==> flow/design.v <==
`timescale 1ns / 1ps
module JC_block(
    input [15:0] jmp_address_pm,
    input [15:0] current_address,
    input [5:0] op,
    input [1:0] flag_ex,
    input interrupt,
    input clk,
    input reset,
    output [15:0] jmp_loc,
    output pc_mux_sel
    );
    wire JV;
    wire JNV;
    wire JZ;
    wire JNZ;
    wire JMP;
    wire RET;
    wire [1:0] flag_mux_1;
    wire [1:0] flag_mux_2;
    reg [1:0] flag_reg;
    wire [15:0] nxt_address;
    wire [15:0] current_address_mux;
    reg [15:0] current_address_reg;
    wire [15:0] jmp_address_mux;
    reg F1;
    reg F2;
    assign JV =  ~op[5] & op[4] & op[3] & op[2] & ~op[1] & ~op[0] ;  
    assign JNV = ~op[5] & op[4] & op[3] & op[2] & ~op[1] & op[0] ;  
    assign JZ =  ~op[5] & op[4] & op[3] & op[2] & op[1] & ~op[0] ;  
    assign JNZ = ~op[5] & op[4] & op[3] & op[2] & op[1] & op[0] ;  
    assign JMP = ~op[5] & op[4] & op[3] & ~op[2] & ~op[1] & ~op[0] ;
    assign RET = ~op[5] & op[4] & ~op[3] & ~op[2] & ~op[1] & ~op[0] ;
    assign flag_mux_1 = (F2) ? flag_ex : flag_reg ;
    assign flag_mux_2 = (RET) ? flag_reg : flag_ex ;
    assign nxt_address = current_address + 1;
    assign current_address_mux = (interrupt)? nxt_address : current_address_reg ;
    assign jmp_address_mux = (F1) ? 'hf0000 : jmp_address_pm;
    assign jmp_loc = (RET) ? current_address_reg : jmp_address_mux ;
    assign pc_mux_sel = ( JV & flag_mux_2[0] ) | ( ~flag_mux_2[0] & JNV ) | ( JZ & flag_mux_2[1] ) | ( ~flag_mux_2[1] & JNZ ) | JMP | RET | F1 ;
    always @(posedge clk ) begin
        if (reset) begin
            flag_reg <= flag_mux_1 ;
            current_address_reg <= current_address_mux ;
            F1 <= interrupt;
            F2 <= interrupt;  
        end
        else begin
            flag_reg <= 0 ;
            current_address_reg <= 0 ;
            F1 <= 0 ;
            F2 <= 0 ;
        end
    end
endmodule  
`timescale 1ns / 1ps
module stall_control_block(
    input [5:0] op,
    input clk,
    input reset,
    output stall,
    output reg stall_pm
    );
    wire HLT;
    wire ld;
    wire JUMP;
    reg ldD0;
    reg jumpD0;
    reg jumpD1;
    assign HLT = op[0] & (~op[1]) & (~op[2]) & (~op[3]) & op[4] & (~op[5]);
    assign ld  = (~op[0]) & (~op[1]) & op[2] & (~op[3]) & op[4] & (~op[5]) & (~ldD0);
    assign JUMP = op[2] & op[3] & op[4] & (~op[5]) &( ~jumpD1);
    assign stall = HLT | ld | JUMP;
    always @(posedge clk)
    begin
			if(reset)begin
					ldD0 <= ld;
					jumpD0 <= JUMP;
					jumpD1 <= jumpD0;
					stall_pm <= stall;
            end
			else begin
					ldD0 <= 0;
					jumpD0 <= 0;
					jumpD1 <= 0;
					stall_pm <= 0;
			end
     end
endmodule
`timescale 1ns / 1ps
module program_memory_block(
    output [31:0] ins,
    output [15:0] current_address,
    input [15:0] jmp_loc,
    input pc_mux_sel,
    input [31:0] pm_rdata,
    input stall,
    input stall_pm,
    input reset,
    input clk
    );
    wire [31:0] PM_out;
    wire [15:0] hold_address_tmp;
    wire [15:0] next_address_tmp;
    wire [31:0] ins_prv_tmp;
	wire [31:0] ins_pm;
    assign PM_out = pm_rdata;
    reg [15:0] hold_address;
    reg [15:0] next_address;
    wire [15:0] CAJ;
    wire [15:0] CAR; 
    reg [31:0] ins_prv;
    assign CAJ = (stall == 1'b0) ? next_address : hold_address;
    assign CAR = (pc_mux_sel == 1'b0) ? CAJ : jmp_loc;
    assign current_address  = (reset == 1'b0) ? 16'b0 : CAR;
    assign ins_pm = (stall_pm == 1'b0) ? PM_out : ins_prv;
    assign ins = (reset == 1'b0) ? 32'b0 : ins_pm;
    assign hold_address_tmp = (reset == 1'b0) ? 16'b0 : current_address;
    assign next_address_tmp = (reset == 1'b0) ? 16'b0 : current_address + 16'b0000000000000001;
    assign ins_prv_tmp = (reset == 1'b0) ? 32'b0 : ins;
    always @ (posedge clk) begin
    if(reset)
       begin
            hold_address <= hold_address_tmp;
            next_address <= next_address_tmp;
            ins_prv <= ins_prv_tmp;
       end
       else begin
            hold_address <= 0;
            next_address <= 0;
            ins_prv <= 0;
       end
    end
endmodule
`timescale 1ns / 1ps
module Register_Bank_Block(
     input [15:0] ans_ex,
    input [15:0] ans_dm,
    input [15:0] ans_wb,
    input [15:0] imm,
    input [4:0] RA,
    input [4:0] RB,
    input [4:0] RW_dm,
    input [1:0] mux_sel_A,
    input [1:0] mux_sel_B,
    input imm_sel,
    input clk,
    output [15:0] A,
    output [15:0] B
    );
reg [15:0] RegBank [31:0];
reg [15:0] AR;
reg [15:0] BR;
wire [15:0] BI;
always @(posedge clk)
begin  
        AR <= RegBank[RA];
        BR <= RegBank[RB];
        RegBank[RW_dm] <= ans_dm;
end
assign A = (mux_sel_A == 2'b00) ? AR :
    (mux_sel_A == 2'b01) ? ans_ex :
    (mux_sel_A == 2'b10) ? ans_dm :
    (mux_sel_A == 2'b11) ? ans_wb : 0 ;
assign BI = (mux_sel_B == 2'b00) ? BR :
    (mux_sel_B == 2'b01) ? ans_ex :
    (mux_sel_B == 2'b10) ? ans_dm :
    (mux_sel_B == 2'b11) ? ans_wb : 0 ;
assign B = (imm_sel == 1'b0) ? BI : imm ;
endmodule
`timescale 1ns / 1ps
module execution_block(input [15:0] A,
                       input [15:0] B,
                       input [15:0] data_in,
                       input [5:0] op_dec,
                       input clk,
                       input reset,
                       output reg [15:0] ans_ex,
                       output reg [15:0] DM_data,
                       output reg [15:0] data_out,
                       output [1:0] flag_ex);
    wire [15:0] ans_tmp;
    wire [15:0] data_out_buff;
    reg [1:0] flag_prv;
    assign {flag_ex[0], ans_tmp} = (op_dec == 6'b000000) ? A + B :   
                                   (op_dec == 6'b000001) ? A + (~B) + 1 :   
                                   (op_dec == 6'b000010) ? {1'b0, B} :   
                                   (op_dec == 6'b000100) ? {1'b0, A & B} :   
                                   (op_dec == 6'b000101) ? {1'b0, A | B} :   
                                   (op_dec == 6'b000110) ? {1'b0, A ^ B} :   
                                   (op_dec == 6'b000111) ? {1'b0, ~B} :   
                                   (op_dec == 6'b001000) ? A + B :   
                                   (op_dec == 6'b001001) ? A + (~B) + 1 :   
                                   (op_dec == 6'b001010) ? {1'b0, B} :   
                                   (op_dec == 6'b001100) ? {1'b0, A & B} :   
                                   (op_dec == 6'b001101) ? {1'b0, A | B} :   
                                   (op_dec == 6'b001110) ? {1'b0, A ^ B} :   
                                   (op_dec == 6'b001111) ? {1'b0, ~B} :   
                                   (op_dec == 6'b010000) ? {1'b0, ans_ex} :   
                                   (op_dec == 6'b010001) ? {1'b0, ans_ex} :   
                                   (op_dec == 6'b010100) ? {1'b0, A} :   
                                   (op_dec == 6'b010101) ? {1'b0, A} :   
                                   (op_dec == 6'b010110) ? {1'b0, data_in} :   
                                   (op_dec == 6'b010111) ? {1'b0, ans_ex} :   
                                   (op_dec == 6'b011000) ? {1'b0, ans_ex} :   
                                   (op_dec == 6'b011001) ? {1'b0, A << B} :   
                                   (op_dec == 6'b011010) ? {1'b0, A >> B} :   
                                   (op_dec == 6'b011011) ? {1'b0, $signed(A) >>> B} :   
                                   (op_dec == 6'b011100) ? {flag_prv[0], ans_ex} :   
                                   (op_dec == 6'b011101) ? {flag_prv[0], ans_ex} :   
                                   (op_dec == 6'b011110) ? {flag_prv[0], ans_ex} :   
                                   (op_dec == 6'b011111) ? {flag_prv[0], ans_ex} :   
                                   {1'b0, 16'b0};   
    assign data_out_buff = (op_dec == 6'b010111) ? A : 0;   
    assign flag_ex[1] = (op_dec >= 6'b011100) ? flag_prv[1]:
                        (op_dec >= 6'b010000 & op_dec != 6'b010111) ? 0:
                         (ans_ex == 0) ? 1'b1 : 0;
    always @(posedge clk) begin
        if (reset) begin
            ans_ex <= ans_tmp;
            data_out <= data_out_buff;
            DM_data <= B;
            flag_prv <= flag_ex;
        end
        else begin
            ans_ex <= 0;
            data_out <= 0;
            DM_data <= 0;
            flag_prv <= 0;
        end
    end
endmodule  
`timescale 1ns / 1ps
module Data_Memory_Block(
    input [15:0] ans_ex,
    input [15:0] DM_data,
    input mem_rw_ex,
    input mem_en_ex,
    input mem_mux_sel_dm,
    input reset,
    input clk,
    output dm_en,
    output dm_we,
    output [15:0] dm_addr,
    output [15:0] dm_wdata,
    input [15:0] dm_rdata,
    output [15:0] ans_dm
    );
reg [15:0] Ex_out;
wire [15:0] DM_out;
assign dm_en = mem_en_ex;
assign dm_we = mem_rw_ex;
assign dm_addr = ans_ex;
assign dm_wdata = DM_data;
assign DM_out = dm_rdata;
always @(posedge clk)
begin
    if(reset)
       begin
            Ex_out <= ans_ex;
       end
       else begin
            Ex_out <= 0;
       end
end
assign ans_dm = (mem_mux_sel_dm == 1'b0)? Ex_out : DM_out;
endmodule
`timescale 1ns / 1ps
module dc_block(
input [31:0]ins,
input clk,
input reset,
output reg [15:0] imm,
output reg[5:0]op_dec,
output [4:0] RW_dm,
output [1:0] mux_sel_A,
output [1:0] mux_sel_B,
output reg imm_sel,
output reg mem_en_ex,
output reg mem_rw_ex,
output reg mem_mux_sel_dm
    );
wire JMP,Cond_J,LD_fb,Imm,ld,ST;
reg ld_dff,st_dff,lower_dff;
assign JMP = (~ins[31] && ins[30] && ins[29] && ~ins[28] && ~ins[27] && ~ins[26]);
assign Cond_J = (~ins[31] && ins[30] && ins[29] && ins[28]);
assign LD_fb = (~ins[31] && ins[30] && ~ins[29] && ins[28] && ~ins[27] && ~ins[26] && ~ld_dff);
assign Imm = (~ins[31] && ~ins[30] && ins[29]);
assign ld = (~ins[31] && ins[30] && ~ins[29] && ins[28] && ~ins[27] && ~ins[26]);
assign ST = (~ins[31] && ins[30] && ~ins[29] && ins[28] && ~ins[27] && ins[26]);
wire [5:0]op_dec_tmp;
wire [14:0]extendand;
wire [14:0]extend;
assign op_dec_tmp = (reset==0?5'b0:ins[31:26]);
wire JCnor,ld_fb_dff_tmp;
reg ld_fb_dff;
assign JCnor = ~(JMP || Cond_J || ld_dff);
assign ld_fb_dff_tmp  = (reset==0?0:ld_fb_dff);
assign extend = (JCnor==0?15'b0:15'b111111111111111);
assign extendand[0] = (extend[0] && ins[11]);    
assign extendand[1] = (extend[1] && ins[12]); 
assign extendand[2] = (extend[2] && ins[13]); 
assign extendand[3] = (extend[3] && ins[14]); 
assign extendand[4] = (extend[4] && ins[15]); 
assign extendand[5] = (extend[5] && ins[16]); 
assign extendand[6] = (extend[6] && ins[17]); 
assign extendand[7] = (extend[7] && ins[18]); 
assign extendand[8] = (extend[8] && ins[19]); 
assign extendand[9] = (extend[9] && ins[20]); 
assign extendand[10] = (extend[10] && ins[21]); 
assign extendand[11] = (extend[11] && ins[22]); 
assign extendand[12] = (extend[12] && ins[23]); 
assign extendand[13] = (extend[13] && ins[24]); 
assign extendand[14] = (extend[14] && ins[25]); 
wire ldand,ld_dff_tmp,st_dff_tmp,lower_dff_tmp;
assign ldand = (ld && ~ld_dff);
assign ld_dff_tmp = (reset==0?0:ldand);
assign st_dff_tmp = (reset==0?0:ST);
assign lower_dff_tmp = (reset==0?0:ins[26]);
wire loweror,lowerand,ldff1_tmp,ldff2_tmp,ldff3_tmp,ldff4_tmp;
reg ldff_2;
assign loweror = (ld_dff || st_dff);
assign lowerand = (loweror && ~lower_dff);
assign ldff1_tmp = (reset==0?0:lower_dff);
assign ldff2_tmp = (reset==0?0:lowerand);
assign ldff3_tmp = (reset==0?0:loweror);
assign ldff4_tmp = (reset==0?0:ldff_2);
wire immdff_tmp;
assign immdff_tmp = (reset==0?0:Imm);
wire [15:0]immreg_tmp;
assign immreg_tmp = (reset==0?0:ins[15:0]);
reg [4:0]r1,r2,r3,r4,r5,r6;
wire [4:0]r1_tmp,r2_tmp,r3_tmp,r4_tmp,r5_tmp,r6_tmp;
assign r1_tmp = (reset==0?0:extendand[9:5]);
assign r2_tmp = (reset==0?0:extendand[14:10]);
assign r3_tmp = (reset==0?0:r2);
assign r4_tmp = (reset==0?0:r3);
assign r5_tmp = (reset==0?0:r4);
assign r6_tmp = (reset==0?0:extendand[4:0]);
assign RW_dm = r4;
wire comp1,comp2,comp3,comp4,comp5,comp6;
wire a1,a2,a3,a4;
assign comp1 = (r1==r3?1:0);
assign comp2 = (r1==r4?1:0);
assign comp3 = (r5==r1?1:0);
assign comp4 = (r3==r6?1:0);
assign comp5 = (r6==r4?1:0);
assign comp6 = (r5==r6?1:0);
assign a1 = (~comp1 && comp2);
assign a2 = (~comp1 && ~comp2 && comp3);
assign a3 = (~comp4 && comp5);
assign a4 = (~comp4 && ~comp5 && comp6);
wire [1:0]enc1,enc2;
assign enc1 = ((1 && (comp1==0) && (a1==0) && (a2==0))==1?2'b00:
                ((1 && (comp1==1) && (a1==0) && (a2==0))==1?2'b01:
					 ( (1 && (comp1==0 || comp1==1) && (a1==1) && (a2==0))==1?2'b10:2'b11)));
assign enc2 = ((1 && (comp4==0) && (a3==0) && (a4==0))==1?2'b00:
                ((1 && (comp4==1) && (a3==0) && (a4==0))==1?2'b01:
					 ( (1 && (comp4==0 || comp4==1) && (a3==1) && (a4==0))==1?2'b10:2'b11)));
assign mux_sel_A = enc1;
assign mux_sel_B = enc2;
always @(posedge clk)
begin
op_dec <= op_dec_tmp;
ld_fb_dff <= ld_fb_dff_tmp;
ld_dff <= ld_dff_tmp;
st_dff <= st_dff_tmp;
lower_dff <= lower_dff_tmp;
mem_rw_ex <= ldff1_tmp;
ldff_2 <= ldff2_tmp;
mem_mux_sel_dm <= ldff4_tmp;
mem_en_ex <= ldff3_tmp;
imm_sel <= immdff_tmp;
imm <= immreg_tmp;
r1 <= r1_tmp;
r2 <= r2_tmp;
r3 <= r3_tmp;
r4 <= r4_tmp;
r5 <= r5_tmp;
r6 <= r6_tmp;
end
endmodule
`timescale 1ns / 1ps
module write_back_block(
    input [15:0] ans_dm,
    input clk,
    input reset,
    output reg [15:0] ans_wb
    );
    always @(posedge clk)
    begin
       if(reset)
       begin
            ans_wb  <= ans_dm;
       end
       else begin
            ans_wb <= 0;
       end
    end
endmodule
`timescale 1ns / 1ps
module MIPS(
    input [15:0] data_in,
    input clk,
    input interrupt,
    input reset,
    output [15:0] data_out,
    output [15:0] pm_addr,
    input [31:0] pm_rdata,
    output dm_en,
    output dm_we,
    output [15:0] dm_addr,
    output [15:0] dm_wdata,
    input [15:0] dm_rdata
    );
wire [31:0] ins;
wire [15:0] A;
wire [15:0] B;
wire [15:0] Current_Address;
wire [15:0] ans_ex;
wire [15:0] ans_dm;
wire [15:0] ans_wb;
wire [1:0] mux_sel_A;
wire [1:0] mux_sel_B;
wire imm_sel;
assign pm_addr = Current_Address;
wire stall,stall_pm,pc_mux_sel;
wire [15:0] jmp_loc;
wire [1:0] flag_ex;
wire [15:0] DM_data;
wire [15:0] imm;
wire [5:0] op_dec;
wire [4:0] RW_dm;
wire mem_en_ex,mem_rw_ex,mem_mux_sel_dm;
JC_block jc(
    .jmp_address_pm(ins[14:0]),
    .current_address(Current_Address),
    .op(ins[31:26]),
    .flag_ex(flag_ex),
    .interrupt(interrupt),
    .clk(clk),
    .reset(reset),
    .jmp_loc(jmp_loc),
    .pc_mux_sel(pc_mux_sel)
    );
stall_control_block sc(
    .op(ins[31:26]),
    .clk(clk),
    .reset(reset),
    .stall(stall),
    .stall_pm(stall_pm)
    );
program_memory_block pm(
    .ins(ins),
    .current_address(Current_Address),
    .jmp_loc(jmp_loc),
    .pc_mux_sel(pc_mux_sel),
    .pm_rdata(pm_rdata),
    .stall(stall),
    .stall_pm(stall_pm),
    .reset(reset),
    .clk(clk)
    );
Register_Bank_Block reg_bank(
    .ans_ex(ans_ex),
    .ans_dm(ans_dm),
    .ans_wb(ans_wb),
    .imm(imm),
    .RA(ins[20:16]),
    .RB(ins[15:11]),
    .RW_dm(RW_dm),
    .mux_sel_A(mux_sel_A),
    .mux_sel_B(mux_sel_B),
    .imm_sel(imm_sel),
    .clk(clk),
    .A(A),
    .B(B)
    );
execution_block ex(
		.A(A),
		.B(B),
      .data_in(data_in),
      .op_dec(op_dec),
      .clk(clk),
      .reset(reset),
      .ans_ex(ans_ex),
      .DM_data(DM_data),
      .data_out(data_out),
      .flag_ex(flag_ex)
		);
Data_Memory_Block dm(
	 .ans_ex(ans_ex),
    .DM_data(DM_data),
    .mem_rw_ex(mem_rw_ex),
    .mem_en_ex(mem_en_ex),
    .mem_mux_sel_dm(mem_mux_sel_dm),
    .reset(reset),
    .clk(clk),
    .dm_en(dm_en),
    .dm_we(dm_we),
    .dm_addr(dm_addr),
    .dm_wdata(dm_wdata),
    .dm_rdata(dm_rdata),
    .ans_dm(ans_dm)
    );
dc_block dc(
	 .ins(ins),
    .clk(clk),
	 .reset(reset),
    .imm(imm),
    .op_dec(op_dec),
    .RW_dm(RW_dm),
    .mux_sel_A(mux_sel_A),
    .mux_sel_B(mux_sel_B),
    .imm_sel(imm_sel),
    .mem_en_ex(mem_en_ex),
    .mem_rw_ex(mem_rw_ex),
    .mem_mux_sel_dm(mem_mux_sel_dm)
    );
write_back_block wb(
    .ans_dm(ans_dm),
    .clk(clk),
    .reset(reset),
    .ans_wb(ans_wb)
    );
endmodule
# Step by step through the tools: MIPS
# Module MIPS before and after one edit of its RTL, step after step.
# Lines under "before" count in the file above, lines under "after" in the edited file.
# "diff": "after" minus "before" as printed here.
# Operators: Yosys type, input widths -> output width; for muxes data width and select width s.
inputs:
  top: "MIPS"
  clock: "clk"
  cell_library: "sky130hd"
  lib_corner: "tt_025C_1v80"

# Diff
# The edit as a unified diff against the file above.
# The edit is scripted: it alters the design's behaviour and was not made to optimise anything.
# begin of diff
@@ -451,15 +451,6 @@
     .stall_pm(stall_pm)
     );
-program_memory_block pm(
-    .ins(ins),
-    .current_address(Current_Address),
-    .jmp_loc(jmp_loc),
-    .pc_mux_sel(pc_mux_sel),
-    .pm_rdata(pm_rdata),
-    .stall(stall),
-    .stall_pm(stall_pm),
-    .reset(reset),
-    .clk(clk)
-    );
+assign ins = pm_rdata;
+assign Current_Address = jmp_loc;
 Register_Bank_Block reg_bank(
     .ans_ex(ans_ex),
# end of diff

# Word-level counts
# Source: Yosys, flattened and elaborated, memories not mapped. Widths are those after wreduce. Print and check cells do not count.
# Memory sizes are those after Yosys's memory passes, which may raise the word count (mostly to a power of two), join words into wider ones and drop unused or constant bits.
classes:
  columns: ["element", "before", "after", "diff"]
  rows:
  - ["add_sub_neg", 5, 4, -1]
  - ["compare", 2, 0, -2]
  - ["n_eq", 54, 53, -1]
  - ["shift", 3, 3, 0]
  - ["muxes", 62, 53, -9]
  - ["n_logic", 69, 26, -43]
  - ["reduce_logical", 59, 58, -1]
op_table:
  columns: ["op", "before", "after", "diff"]
  rows:
  - ["$and 1x1->1", 36, 5, -31]
  - ["$mux 17", 28, 0, -28]
  - ["$mux 16", 14, 39, 25]
  - ["$or 1x1->1", 8, 0, -8]
  - ["$not 1->1", 20, 16, -4]
  - ["$mux 1", 11, 8, -3]
  - ["$ge 6x5->1 const B", 2, 0, -2]
  - ["$mux 32", 2, 0, -2]
  - ["$add 16x16->16", 0, 2, 2]
  - ["$mux 2", 5, 4, -1]
  - ["$add 16x16->17", 1, 0, -1]
  - ["$add 16x17->17", 1, 0, -1]
  - ["$add 17x1->17 const B", 1, 0, -1]
  - ["$logic_not 16->1", 1, 0, -1]
  - ["$ne 6x5->1 const B", 1, 0, -1]
  - ["$not 16->16", 1, 2, 1]
  - ["$not 16->17", 1, 0, -1]
  - ["$logic_and 1x1->1", 46, 46, 0]
  - ["$eq 6x5->1 const B", 14, 14, 0]
  - ["$eq 6x4->1 const B", 7, 7, 0]
  - ["$eq 1x1->1 const B", 6, 6, 0]
  - ["$eq 5x5->1", 6, 6, 0]
  - ["$eq 2x2->1 const B", 4, 4, 0]
  - ["$eq 6x3->1 const B", 4, 4, 0]
  - ["$logic_and 32x1->1 const A", 4, 4, 0]
  - ["$ne 21x1->1 const B", 4, 4, 0]
  - ["$logic_or 1x1->1", 3, 3, 0]
  - ["$add 16x1->16 const B", 2, 2, 0]
# The list need not be complete.
word_totals:
  columns: ["element", "before", "after", "diff"]
  rows:
  - ["reg_bits", 229, 157, -72]
  - ["mem_bits_rw", 512, 512, 0]
  - ["clocked_rd_ports_x_width", 32, 32, 0]
  - ["n_memories", 1, 1, 0]
  - ["out_inout_bits", 66, 66, 0]
  - ["elab_cells", 287, 221, -66]
mem_list:
  columns: ["element", "before", "after"]
  rows:
  - ["memory_list", "reg_bank.RegBank 32x16 r2 w1", "reg_bank.RegBank 32x16 r2 w1"]

# Depth
# Yosys ltp: most cells in a row. Word level: on the elaborated netlist, between registers, memories and ports. Mapped: between sequential cells and ports; inverters and the memories' decode and read muxes count.
logic_depth:
  columns: ["element", "before", "after", "diff"]
  rows:
  - ["depth_word", 54, 42, -12]
  - ["ABC_AREA", "0", "0", null]
  - ["depth_mapped", 34, 25, -9]

# After synthesis
# Source: synth_stat.txt of the flow (Yosys; design flattened, memories mapped). It holds for the ABC_AREA given above (unset counts as 0); a run with the other value may have another netlist.
by_type:
  columns: ["type", "before", "after", "diff"]
  rows:
  - ["sky130_fd_sc_hd__nand2_1", 818, 116, -702]
  - ["sky130_fd_sc_hd__nand3_1", 259, 54, -205]
  - ["sky130_fd_sc_hd__mux4_2", 128, 320, 192]
  - ["sky130_fd_sc_hd__a311oi_1", 132, 3, -129]
  - ["sky130_fd_sc_hd__clkbuf_1", 205, 121, -84]
  - ["sky130_fd_sc_hd__nor2_1", 263, 193, -70]
  - ["sky130_fd_sc_hd__and3_1", 78, 12, -66]
  - ["sky130_fd_sc_hd__o21ai_0", 134, 75, -59]
  - ["sky130_fd_sc_hd__dfxtp_1", 237, 188, -49]
  - ["sky130_fd_sc_hd__nor3_1", 65, 31, -34]
  - ["sky130_fd_sc_hd__a21oi_1", 147, 114, -33]
  - ["sky130_fd_sc_hd__o31ai_1", 34, 4, -30]
  - ["sky130_fd_sc_hd__and2_1", 58, 87, 29]
  - ["sky130_fd_sc_hd__buf_1", 62, 39, -23]
  - ["sky130_fd_sc_hd__or3_1", 33, 15, -18]
  - ["sky130_fd_sc_hd__a31oi_1", 37, 20, -17]
  - ["sky130_fd_sc_hd__nor4_1", 20, 5, -15]
  - ["sky130_fd_sc_hd__mux2i_1", 89, 75, -14]
# The list need not be complete.
synth_totals:
  columns: ["element", "before", "after", "diff"]
  rows:
  - ["cells", 4017, 2666, -1351]
  - ["area_mm2", 0.0404525, 0.0369429, -0.0035096]
  - ["seqArea_mm2", 0.0201193, 0.0191384, -0.0009809]
  - ["ff_cells", 749, 700, -49]
# By module: a second synthesis without flattening, with its own total; a netlist apart from the flattened one above.
unflattened:
  columns: ["element", "before", "after", "diff"]
  rows:
  - ["hier_cells", 3672, 3407, -265]
  - ["area_unflattened_mm2", 0.0423619, 0.0392714, -0.0030905]
# Each row is one instance without its submodules.
by_module_before:
  columns: ["module", "instances", "cells", "mod_area_mm2", "mod_seq_area_mm2"]
  rows:
  - ["Register_Bank_Block", 1, 1788, 0.0264253, 0.0160154]
  - ["execution_block", 1, 1119, 0.0080014, 0.001001]
  - ["program_memory_block", 1, 294, 0.0031918, 0.0012812]
  - ["dc_block", 1, 177, 0.0020132, 0.0011811]
  - ["JC_block", 1, 159, 0.0011674, 0.0003403]
  - ["Data_Memory_Block", 1, 85, 0.0009284, 0.0003203]
  - ["write_back_block", 1, 33, 0.0004467, 0.0003203]
  - ["stall_control_block", 1, 16, 0.0001839, 0.0000801]
  - ["MIPS", 1, 1, 0.0000038, 0]
by_module_after:
  columns: ["module", "instances", "cells", "mod_area_mm2", "mod_seq_area_mm2"]
  rows:
  - ["Register_Bank_Block", 1, 1788, 0.0264253, 0.0160154]
  - ["execution_block", 1, 1161, 0.0082204, 0.001001]
  - ["dc_block", 1, 177, 0.0020132, 0.0011811]
  - ["JC_block", 1, 162, 0.0012337, 0.0003403]
  - ["Data_Memory_Block", 1, 85, 0.0009284, 0.0003203]
  - ["write_back_block", 1, 33, 0.0004467, 0.0003203]
  - ["MIPS", 1, 1, 0.0000038, 0]

# Worst setup path after synthesis
# OpenSTA on the mapped netlist: ideal clock, no wires. The path of least setup slack (recovery checks aside). Input and output delay are each 20% of the period. Register names are those of the netlist, which keeps one name where synthesis merged equal registers.
synth_path:
  columns: ["element", "before", "after", "diff"]
  rows:
  - ["kind", "input port to output port", "input port to flip-flop", null]
  - ["startpoint", "in dm_rdata[0]", "in dm_rdata[2]", null]
  - ["endpoint", "out pm_addr[1]", "reg ex.ans_ex[14]", null]
  - ["clock_period_ps", 12000, 12000, 0]
  - ["output_delay_ps", 2400, null, null]
  - ["arrival_time_ps", 7298, 6364, -934]
  - ["t_required_ps", 9600, 11926, 2326]
  - ["slack_ps", 2302, 5562, 3260]
  - ["path_delay_ps", 4898, 4038, -860]
  - ["driving_pins", 23, 20, -3]
  - ["synth_period_reached_ps", 9698, 6438, -3260]
# "path_delay_ps" = arrival - input delay + setup time.
# A path that ends at an output port has no setup time.
# "driving_pins": output pins that drive a net of the path, with the launching flip-flop's if there is one; two outputs of one cell count as two.
# "synth_period_reached_ps" = period - worst setup slack (recovery checks aside). The figure is calculated, with input and output delays left at 20% of the set period.
# The rows between start and end are the longest chain of elaborated cells between them; the timing report does not say that the signal goes this way. Where chains are equally long, one stands for them.
# A line is the first line of the expression or statement that the cell stems from. Yosys adds cells for indexed reads and writes and turns some case tables into memories.
synth_via_before:
  cell_sequence: "sky130_fd_sc_hd__mux2_2 -> sky130_fd_sc_hd__or3_1 -> sky130_fd_sc_hd__a21oi_1 -> sky130_fd_sc_hd__o31a_1 -> sky130_fd_sc_hd__buf_6 -> sky130_fd_sc_hd__clkinv_2 -> sky130_fd_sc_hd__buf_2 -> sky130_fd_sc_hd__ha_1 -> sky130_fd_sc_hd__inv_1 -> sky130_fd_sc_hd__fa_1 -> sky130_fd_sc_hd__o21bai_1 -> sky130_fd_sc_hd__a21oi_2 -> sky130_fd_sc_hd__o21ai_1 -> sky130_fd_sc_hd__a21oi_2 -> sky130_fd_sc_hd__a31oi_1 -> sky130_fd_sc_hd__or3_1 -> sky130_fd_sc_hd__a221o_1 -> sky130_fd_sc_hd__o21a_1 -> sky130_fd_sc_hd__o21a_4 -> sky130_fd_sc_hd__buf_6 -> sky130_fd_sc_hd__buf_6 -> sky130_fd_sc_hd__clkbuf_1 -> sky130_fd_sc_hd__a211oi_1"
  elab_chain_cells: 28
  cone_cells: 33
  cone_classes: "add/sub: 3; mux: 20; logic: 10"
synth_rtl_before:
  columns: ["element", "line", "source"]
  rows:
  - ["start, declared", 414, "input [15:0] dm_rdata"]
  - ["$mux 16", 266, "assign ans_dm = (mem_mux_sel_dm == 1'b0)? Ex_out : DM_out;"]
  - ["$mux 16", 167, "(mux_sel_B == 2'b10) ? ans_dm :"]
  - ["$mux 16", 166, "(mux_sel_B == 2'b01) ? ans_ex :"]
  - ["$mux 16", 165, "assign BI = (mux_sel_B == 2'b00) ? BR :"]
  - ["$mux 16", 169, "assign B = (imm_sel == 1'b0) ? BI : imm ;"]
  - ["$not 16->17", 193, "(op_dec == 6'b001001) ? A + (~B) + 1 :"]
  - ["$add 16x17->17", 193, null]
  - ["[... 9 more ...]", null, null]
  - ["$mux 17", 185, "assign {flag_ex[0], ans_tmp} = (op_dec == 6'b000000) ? A + B :"]
  - ["$mux 2", 35, "assign flag_mux_2 = (RET) ? flag_reg : flag_ex ;"]
  - ["$not 1->1", 40, "assign pc_mux_sel = ( JV & flag_mux_2[0] ) | ( ~flag_mux_2[0] & JNV ) | ( JZ & flag_mux_2[1] ) | ( ~flag_mux_2 ..."]
  - ["$and 1x1->1", 40, null]
  - ["$or 1x1->1 (6 in a row)", 40, null]
  - ["$mux 16", 114, "assign CAR = (pc_mux_sel == 1'b0) ? CAJ : jmp_loc;"]
  - ["$mux 16", 115, "assign current_address  = (reset == 1'b0) ? 16'b0 : CAR;"]
  - ["end, declared", 408, "output [15:0] pm_addr,"]
# Nets of the timed path that keep an RTL name, with a line that drives or declares them; the list need not be complete.
synth_named_nets_before:
  columns: ["signal", "line"]
  rows:
  - ["B[0]", 169]
synth_via_after:
  cell_sequence: "sky130_fd_sc_hd__mux2_2 -> sky130_fd_sc_hd__o221ai_1 -> sky130_fd_sc_hd__a21oi_1 -> sky130_fd_sc_hd__mux2i_2 -> sky130_fd_sc_hd__buf_2 -> sky130_fd_sc_hd__buf_1 -> sky130_fd_sc_hd__ha_1 -> sky130_fd_sc_hd__clkbuf_1 -> sky130_fd_sc_hd__nand2b_1 -> sky130_fd_sc_hd__a21oi_1 -> sky130_fd_sc_hd__o21bai_1 -> sky130_fd_sc_hd__a21oi_1 -> sky130_fd_sc_hd__o21bai_1 -> sky130_fd_sc_hd__a2111o_1 -> sky130_fd_sc_hd__a31oi_1 -> sky130_fd_sc_hd__a221oi_1 -> sky130_fd_sc_hd__xnor2_1 -> sky130_fd_sc_hd__o221ai_1 -> sky130_fd_sc_hd__o211ai_1 -> sky130_fd_sc_hd__a31oi_1"
  elab_chain_cells: 30
  cone_cells: 39
  cone_classes: "add/sub: 3; shift: 3; mux: 32; logic: 1"
synth_rtl_after:
  columns: ["element", "line", "source"]
  rows:
  - ["start, declared", 414, "input [15:0] dm_rdata"]
  - ["$mux 16", 266, "assign ans_dm = (mem_mux_sel_dm == 1'b0)? Ex_out : DM_out;"]
  - ["$mux 16", 167, "(mux_sel_B == 2'b10) ? ans_dm :"]
  - ["$mux 16", 166, "(mux_sel_B == 2'b01) ? ans_ex :"]
  - ["$mux 16", 165, "assign BI = (mux_sel_B == 2'b00) ? BR :"]
  - ["$mux 16", 169, "assign B = (imm_sel == 1'b0) ? BI : imm ;"]
  - ["$sshr 16x16->16", 208, "(op_dec == 6'b011011) ? {1'b0, $signed(A) >>> B} :"]
  - ["$mux 16", 208, null]
  - ["[... 16 more ...]", null, null]
  - ["$mux 16", 191, "(op_dec == 6'b000111) ? {1'b0, ~B} :"]
  - ["$mux 16", 190, "(op_dec == 6'b000110) ? {1'b0, A ^ B} :"]
  - ["$mux 16", 189, "(op_dec == 6'b000101) ? {1'b0, A | B} :"]
  - ["$mux 16", 188, "(op_dec == 6'b000100) ? {1'b0, A & B} :"]
  - ["$mux 16", 187, "(op_dec == 6'b000010) ? {1'b0, B} :"]
  - ["$mux 16", 186, "(op_dec == 6'b000001) ? A + (~B) + 1 :"]
  - ["$mux 16", 185, "assign {flag_ex[0], ans_tmp} = (op_dec == 6'b000000) ? A + B :"]
  - ["end, assigned", 220, "ans_ex <= ans_tmp;"]
  - ["end, assigned", 226, "ans_ex <= 0;"]
  - ["end, declared", 178, "output reg [15:0] ans_ex,"]

# Timing after layout
# Path of least setup slack in the final report of the runs of pair 1 (OpenROAD, finished layout, wires in). Where an end is a register, its clock arrival counts in the times.
# The report prints the path's times to 10 ps; the period is as set.
layout_path:
  columns: ["element", "before", "after", "diff"]
  rows:
  - ["kind", "input port to output port", "input port to output port", null]
  - ["startpoint", "in dm_rdata[0]", "in pm_rdata[26]", null]
  - ["endpoint", "out pm_addr[1]", "out pm_addr[13]", null]
  - ["clock_period_ps", 12000, 12000, 0]
  - ["output_delay_ps", 2400, 2400, 0]
  - ["arrival_time_ps", 8960, 5230, -3730]
  - ["t_required_ps", 9600, 9600, 0]
  - ["slack_ps", 640, 4370, 3730]
  - ["driving_pins", 21, 7, -14]
# The rows between start and end are the longest chain of elaborated cells between them; the timing report does not say that the signal goes this way. Where chains are equally long, one stands for them.
layout_via_before:
  cell_sequence: "sky130_fd_sc_hd__clkdlybuf4s50_1 -> sky130_fd_sc_hd__mux2_2 -> sky130_fd_sc_hd__or3_1 -> sky130_fd_sc_hd__a21oi_1 -> sky130_fd_sc_hd__o31a_1 -> sky130_fd_sc_hd__clkinv_2 -> sky130_fd_sc_hd__ha_1 -> sky130_fd_sc_hd__inv_1 -> sky130_fd_sc_hd__fa_1 -> sky130_fd_sc_hd__o21bai_1 -> sky130_fd_sc_hd__a21oi_2 -> sky130_fd_sc_hd__o21ai_1 -> sky130_fd_sc_hd__a21oi_2 -> sky130_fd_sc_hd__a31oi_1 -> sky130_fd_sc_hd__or3_1 -> sky130_fd_sc_hd__a221o_1 -> sky130_fd_sc_hd__a41oi_2 -> sky130_fd_sc_hd__o21a_4 -> sky130_fd_sc_hd__nor2b_1 -> sky130_fd_sc_hd__a211oi_1 -> sky130_fd_sc_hd__clkdlybuf4s50_1"
  elab_chain_cells: 28
  cone_cells: 33
  cone_classes: "add/sub: 3; mux: 20; logic: 10"
layout_rtl_before:
  columns: ["element", "line", "source"]
  rows:
  - ["start, declared", 414, "input [15:0] dm_rdata"]
  - ["$mux 16", 266, "assign ans_dm = (mem_mux_sel_dm == 1'b0)? Ex_out : DM_out;"]
  - ["$mux 16", 167, "(mux_sel_B == 2'b10) ? ans_dm :"]
  - ["$mux 16", 166, "(mux_sel_B == 2'b01) ? ans_ex :"]
  - ["$mux 16", 165, "assign BI = (mux_sel_B == 2'b00) ? BR :"]
  - ["$mux 16", 169, "assign B = (imm_sel == 1'b0) ? BI : imm ;"]
  - ["$not 16->17", 193, "(op_dec == 6'b001001) ? A + (~B) + 1 :"]
  - ["$add 16x17->17", 193, null]
  - ["[... 9 more ...]", null, null]
  - ["$mux 17", 185, "assign {flag_ex[0], ans_tmp} = (op_dec == 6'b000000) ? A + B :"]
  - ["$mux 2", 35, "assign flag_mux_2 = (RET) ? flag_reg : flag_ex ;"]
  - ["$not 1->1", 40, "assign pc_mux_sel = ( JV & flag_mux_2[0] ) | ( ~flag_mux_2[0] & JNV ) | ( JZ & flag_mux_2[1] ) | ( ~flag_mux_2 ..."]
  - ["$and 1x1->1", 40, null]
  - ["$or 1x1->1 (6 in a row)", 40, null]
  - ["$mux 16", 114, "assign CAR = (pc_mux_sel == 1'b0) ? CAJ : jmp_loc;"]
  - ["$mux 16", 115, "assign current_address  = (reset == 1'b0) ? 16'b0 : CAR;"]
  - ["end, declared", 408, "output [15:0] pm_addr,"]
# Nets of the timed path that keep an RTL name, with a line that drives or declares them; the list need not be complete.
layout_named_nets_before:
  columns: ["signal", "line"]
  rows:
  - ["ans_dm[0]", 266]
layout_via_after:
  cell_sequence: "sky130_fd_sc_hd__clkdlybuf4s50_1 -> sky130_fd_sc_hd__nor3_2 -> sky130_fd_sc_hd__and2_1 -> sky130_fd_sc_hd__nor3b_1 -> sky130_fd_sc_hd__a21oi_1 -> sky130_fd_sc_hd__inv_1 -> sky130_fd_sc_hd__clkdlybuf4s50_1"
  elab_chain_cells: 3
  cone_cells: 3
  cone_classes: "mux: 1; logic: 2"
layout_rtl_after:
  columns: ["element", "line", "source"]
  rows:
  - ["start, declared", 409, "input [31:0] pm_rdata,"]
  - ["$not 1->1", 33, "assign RET = ~op[5] & op[4] & ~op[3] & ~op[2] & ~op[1] & ~op[0] ;"]
  - ["$and 1x1->1", 33, null]
  - ["$mux 16", 39, "assign jmp_loc = (RET) ? current_address_reg : jmp_address_mux ;"]
  - ["end, declared", 408, "output [15:0] pm_addr,"]

# Flow runs
# Runs of the flow (Yosys, OpenROAD) on both versions; the two runs of a pair have the same settings. The constraints put input and output delay at 20% of the set period each and load the outputs with 0.01 pF.
flow_settings_pair_1:
  CORE_UTILIZATION: 40
  PLACE_DENSITY: 0.6
  period_ns: 12.0
  CAP_MARGIN: 20
  CORE_MARGIN: 2
  SLEW_MARGIN: 20
results_pair_1:
  columns: ["element", "before", "after", "diff"]
  rows:
  - ["synthArea_mm2", 0.0404525, 0.0369429, -0.0035096]
  - ["final_die_area_mm2", 0.10369, 0.0948055, -0.0088845]
  - ["final_stdcell_area_mm2", 0.0461317, 0.0421742, -0.0039575]
  - ["fin_util_pct", 46.1, 46.0, -0.1]
  - ["timing.setup.ws_ps", 637, 4369, 3732]
  - ["tns_setup_ps", 0, 0, 0]
  - ["final_hold_ws_ps", 417, 415, -2]
  - ["total_power_mw", 7.768, 6.966, -0.802]
  - ["clock_period_reached_ps", 11363, 7631, -3732]
flow_settings_pair_2:
  CORE_MARGIN: 3
  CORE_UTILIZATION: 26
  CTS_CLUSTER_DIAMETER: 322
  GPL_ROUTABILITY_DRIVEN: 0
  MAX_ROUTING_LAYER: "met4"
  PLACE_DENSITY_LB_ADDON: 0.0
  SLEW_MARGIN: 15
  period_ns: 9.61
  CAP_MARGIN: 20
results_pair_2:
  columns: ["element", "before", "after", "diff"]
  rows:
  - ["synthArea_mm2", 0.0404525, 0.0369429, -0.0035096]
  - ["final_die_area_mm2", 0.160356, 0.146647, -0.013709]
  - ["final_stdcell_area_mm2", 0.0483263, 0.0437407, -0.0045856]
  - ["fin_util_pct", 31.3, 31.2, -0.1]
  - ["timing.setup.ws_ps", 257, 2922, 2665]
  - ["tns_setup_ps", 0, 0, 0]
  - ["final_hold_ws_ps", 421, 457, 36]
  - ["total_power_mw", 10.519, 9.394, -1.125]
  - ["clock_period_reached_ps", 9353, 6688, -2665]
# "clock_period_reached_ps" = clock period - worst setup slack. The figure is calculated, with input and output delays left at 20% of the set period.
# By "total_power_mw" is meant OpenSTA's value without simulated activity: inputs other than the clock are taken to toggle once in ten clock periods, and the tool carries that through the logic.
